==> flow/design.v <==
module RegFile(  
   input clk,
   input reset,
   input [3:0] A1,
   input [3:0] A2,
   input [3:0] A3,    
   input [31:0] WD3,  
   input RegWrite,    
   input [31:0] PCPlus8,    
   output [31:0] RD1,    
   output [31:0] RD2    
   );
   reg[31:0] R[15:0]; 
   integer i;
   always @ (posedge clk or posedge reset)
   begin   
         if (reset) 
         begin
            for (i=0; i<16 ;i=i+1)
            begin
				R[i] <= 32'b0;
            end
         end
         else 
         begin         
            if(RegWrite == 1'b1) begin  
               R[A3] <= WD3;
            end
            R[15] <= PCPlus8;
         end
   end
   assign RD1 = R[A1];
   assign RD2 = R[A2];
endmodule
**From RTL to reports: RegFile**

Module RegFile before and after one edit of its RTL, step after step.
"original" refers to lines of the RTL above, "edited" to lines of the edited file.
"difference": "edited" minus "original" as printed here.
Operators: Yosys type, input widths -> output width; for muxes data width and select width s.
Cell names lack the library's common part.
A cell with -- has no value.

- Design top: RegFile
- Clock port: clk
- Standard-cell library: sky130hd
- Corner: tt_025C_1v80

**Edit of the RTL**

Unified diff, file above to edited file.
The edit is scripted: it alters the design's behaviour and was not made to optimise anything.

```diff
@@ -5,5 +5,5 @@
    input [3:0] A2,
    input [3:0] A3,    
-   input [31:0] WD3,  
+   input [31:0] WD3_ext,  
    input RegWrite,    
    input [31:0] PCPlus8,    
@@ -11,4 +11,6 @@
    output [31:0] RD2    
    );
+   reg [31:0] WD3;
+   always @(posedge clk) WD3 <= WD3_ext;
    reg[31:0] R[15:0]; 
    integer i;
```

**Elaborated design**

Source: Yosys, flattened and elaborated. Widths are those after wreduce. Registers that Yosys merges into a memory's read port (data or address) are not register bits. Print and check cells do not count. Equal cells are merged and count once.

Operators by class:

| item | original | edited | difference |
|---|---|---|---|
| reductions and logical operators | 18 | 18 | 0 |
| equality and inequality tests | 44 | 44 | 0 |
| multiplexer cells | 2 | 2 | 0 |

Operator kinds equal on both sides are left out: 7.

Storage and ports:

| item | original | edited | difference |
|---|---|---|---|
| flip-flop bits (word level) | 512 | 544 | +32 |
| output and inout bits | 64 | 64 | 0 |

**Logic depth**

Depth = most cells in a row (Yosys ltp): at word level without a register or memory, in the mapped netlist without a sequential cell, where the memories' decode and read muxes count.

Logic depth:

| item | original | edited | difference |
|---|---|---|---|
| depth in word-level cells | 2 | 2 | 0 |
| ABC_AREA | 0 | 0 | -- |
| gate-level depth with buffers | 9 | 8 | -1 |
| mapped depth without buffers | 5 | 5 | 0 |

**Netlist**

Source: synth_stat.txt of the flow (Yosys; design flattened, memories mapped). It holds for the ABC_AREA given above (unset counts as 0); a run with the other value may have another netlist.

Mapped netlist:

| item | original | edited | difference |
|---|---|---|---|
| mapped cells | 2,332 | 2,304 | -28 |
| mapped flip-flops | 512 | 544 | +32 |
| area of sequential cells (sq um) | 12,812.3 | 13,452.9 | +640.6 |
| synthesis area (sq um) | 27,087.2 | 27,358.7 | +271.5 |

Cells by type:

| type | original | edited | difference |
|---|---|---|---|
| a22oi_1 | 136 | 233 | +97 |
| mux2i_1 | 94 | 35 | -59 |
| nor2_1 | 102 | 65 | -37 |
| a31oi_1 | 49 | 12 | -37 |
| mux2_1 | 43 | 11 | -32 |
| dfxtp_1 | 0 | 32 | +32 |
| a21oi_1 | 90 | 60 | -30 |
| o21ai_0 | 41 | 11 | -30 |
| clkbuf_1 | 92 | 121 | +29 |
| o211ai_1 | 1 | 28 | +27 |
| a211o_1 | 3 | 27 | +24 |
| nand2_1 | 82 | 59 | -23 |
| o22a_1 | 9 | 31 | +22 |
| o32a_1 | 4 | 26 | +22 |
| a21boi_0 | 0 | 21 | +21 |
| buf_4 | 17 | 0 | -17 |
| o221ai_1 | 25 | 11 | -14 |
| nor2b_1 | 47 | 34 | -13 |

Cell types equal on both sides are left out: 4.
Not every row of either side is listed.

**Path before layout**

Source: OpenSTA report_checks on the synthesized netlist (no wires, ideal clock, input and output delay 20% of the period each), path of least setup slack; recovery checks are left aside. Register names are those of the netlist, which keeps one name where synthesis merged equal registers.

Path post-synthesis:

| item | original | edited | difference |
|---|---|---|---|
| kind | input -> output | input -> output | -- |
| start point | input port A2[1] | input port A1[3] | -- |
| end point | output port RD2[19] | output port RD1[10] | -- |
| driving pins on the path | 6 | 7 | +1 |
| output delay (ns) | 1.200 | 1.200 | 0.000 |
| arrival (ns) | 2.536 | 2.635 | +0.099 |
| buffers on the path | 3 | 4 | +1 |
| delay of the path (ns) | 1.336 | 1.435 | +0.099 |
| path slack (ns) | 2.264 | 2.165 | -0.099 |
| period (ns) | 6.0 | 6.0 | 0.0 |
| external input delay (ns) | 1.200 | 1.200 | 0.000 |
| period reached after synthesis (ns) | 3.736 | 3.835 | +0.099 |

"delay of the path" is the arrival time less input delay plus setup time.
At an output port there is no setup time.
"driving pins on the path" counts driving pins, that of a launching flip-flop among them; a cell with two outputs on the path counts twice.
"period reached after synthesis" is the clock period less the worst setup slack; recovery checks do not enter. This is arithmetic on one report: input and output delays are still those of the set period (20% each).
The rows between start and end are the longest chain of elaborated cells between them; the timing report does not say that the signal goes this way. Where chains are equally long, one stands for them.
Each line given opens the expression or statement behind the cell; cells for indexed reads and writes are added by Yosys, which also makes memories of some case tables.

On the way, post-synthesis, original:
- Cell sequence: buf_6 buf_4 clkbuf_1 mux2_2 a222oi_1 a31oi_1
- Length of the longest elaborated chain: 2

Ends and longest elaborated chain, post-synthesis, original:

| item | RTL line | text |
|---|---|---|
| start: declaration | 5 | `input [3:0] A2,` |
| $eq 4x4->1 | 33 | `assign RD2 = R[A2];` |
| $pmux 32 s16 | 33 |  |
| end: declaration | 11 | `output [31:0] RD2` |

On the way, post-synthesis, edited:
- Cell sequence: buf_2 buf_2 buf_2 buf_2 mux2i_1 o22ai_1 o32a_1
- Length of the longest elaborated chain: 2

Ends and longest elaborated chain, post-synthesis, edited:

| item | RTL line | text |
|---|---|---|
| start: declaration | 4 | `input [3:0] A1,` |
| $eq 4x4->1 | 34 | `assign RD1 = R[A1];` |
| $pmux 32 s16 | 34 |  |
| end: declaration | 10 | `output [31:0] RD1,` |

**Worst path after layout**

Path of least setup slack in the final report of each run of pair 1 (OpenROAD, finished layout, wires in). Where an end is a register, its clock arrival counts in the times.

Path post-layout:

| item | original | edited | difference |
|---|---|---|---|
| kind | input -> output | input -> output | -- |
| start point | input port A2[3] | input port A1[1] | -- |
| end point | output port RD2[31] | output port RD1[13] | -- |
| buffers on the path | 2 | 3 | +1 |
| external input delay (ns) | 1.12 | 1.12 | 0.00 |
| driving pins on the path | 6 | 7 | +1 |
| arrival (ns) | 3.94 | 4.00 | +0.06 |
| period (ns) | 5.61 | 5.61 | 0.00 |
| path slack (ns) | 0.55 | 0.49 | -0.06 |
| output delay (ns) | 1.12 | 1.12 | 0.00 |

The rows between start and end are the longest chain of elaborated cells between them; the timing report does not say that the signal goes this way. Where chains are equally long, one stands for them.

On the way, post-layout, original:
- Cell sequence: buf_2 or3_1 a21oi_1 a2111oi_0 a21oi_1 clkdlybuf4s50_1
- Length of the longest elaborated chain: 2

Ends and longest elaborated chain, post-layout, original:

| item | RTL line | text |
|---|---|---|
| start: declaration | 5 | `input [3:0] A2,` |
| $eq 4x4->1 | 33 | `assign RD2 = R[A2];` |
| $pmux 32 s16 | 33 |  |
| end: declaration | 11 | `output [31:0] RD2` |

On the way, post-layout, edited:
- Cell sequence: buf_4 nor2_2 buf_4 a22oi_1 o22ai_1 o32a_1 clkdlybuf4s50_1
- Length of the longest elaborated chain: 2

Ends and longest elaborated chain, post-layout, edited:

| item | RTL line | text |
|---|---|---|
| start: declaration | 4 | `input [3:0] A1,` |
| $eq 4x4->1 | 34 | `assign RD1 = R[A1];` |
| $pmux 32 s16 | 34 |  |
| end: declaration | 10 | `output [31:0] RD1,` |

**Layout results**

Both versions went through the flow (Yosys, OpenROAD) with the same settings in each pair. Constraints: input delay and output delay 20% of the set period each, output load 0.01 pF.

Settings, pair 1:
- CORE_UTILIZATION: 50
- period_ns: 5.61
- CAP_MARGIN: 20
- CORE_MARGIN: 2
- SLEW_MARGIN: 20

Final reports, pair 1:

| item | original | edited | difference |
|---|---|---|---|
| netlist area reported by Yosys (sq um) | 27,087.2 | 27,358.7 | +271.5 |
| die footprint (sq um) | 56,052.9 | 56,603.5 | +550.6 |
| reached clock period (ns) | 5.062 | 5.118 | +0.056 |
| setup slack of the critical path (ns) | 0.548 | 0.492 | -0.056 |
| standard-cell area after layout (sq um) | 31,258.7 | 31,834.3 | +575.6 |
| power consumption (uW) | 11,454 | 11,798 | +344 |

Settings, pair 2:
- CELL_PAD_IN_SITES_DETAIL_PLACEMENT: 0
- CORE_ASPECT_RATIO: 0.56
- CORE_MARGIN: 7
- CORE_UTILIZATION: 20
- GPL_ROUTABILITY_DRIVEN: 1
- HOLD_SLACK_MARGIN: -0.07
- PLACE_DENSITY: 0.57
- SLEW_MARGIN: 10
- TNS_END_PERCENT: 45
- period_ns: 3.64
- CAP_MARGIN: 20

Final reports, pair 2:

| item | original | edited | difference |
|---|---|---|---|
| netlist area reported by Yosys (sq um) | 27,087.2 | 27,358.7 | +271.5 |
| die footprint (sq um) | 146,373.0 | 147,783.0 | +1,410.0 |
| reached clock period (ns) | 3.676 | 3.685 | +0.009 |
| setup slack of the critical path (ns) | -0.036 | -0.045 | -0.009 |
| standard-cell area after layout (sq um) | 34,463.1 | 35,461.5 | +998.4 |
| power consumption (uW) | 17,410 | 18,246 | +836 |

By "reached clock period" is meant the clock period of the run minus its worst setup slack. This is arithmetic on one report: input and output delays are still those of the set period (20% each).
By "power consumption" is meant OpenSTA's value without simulated activity: inputs other than the clock are taken to toggle once in ten clock periods, and the tool carries that through the logic.
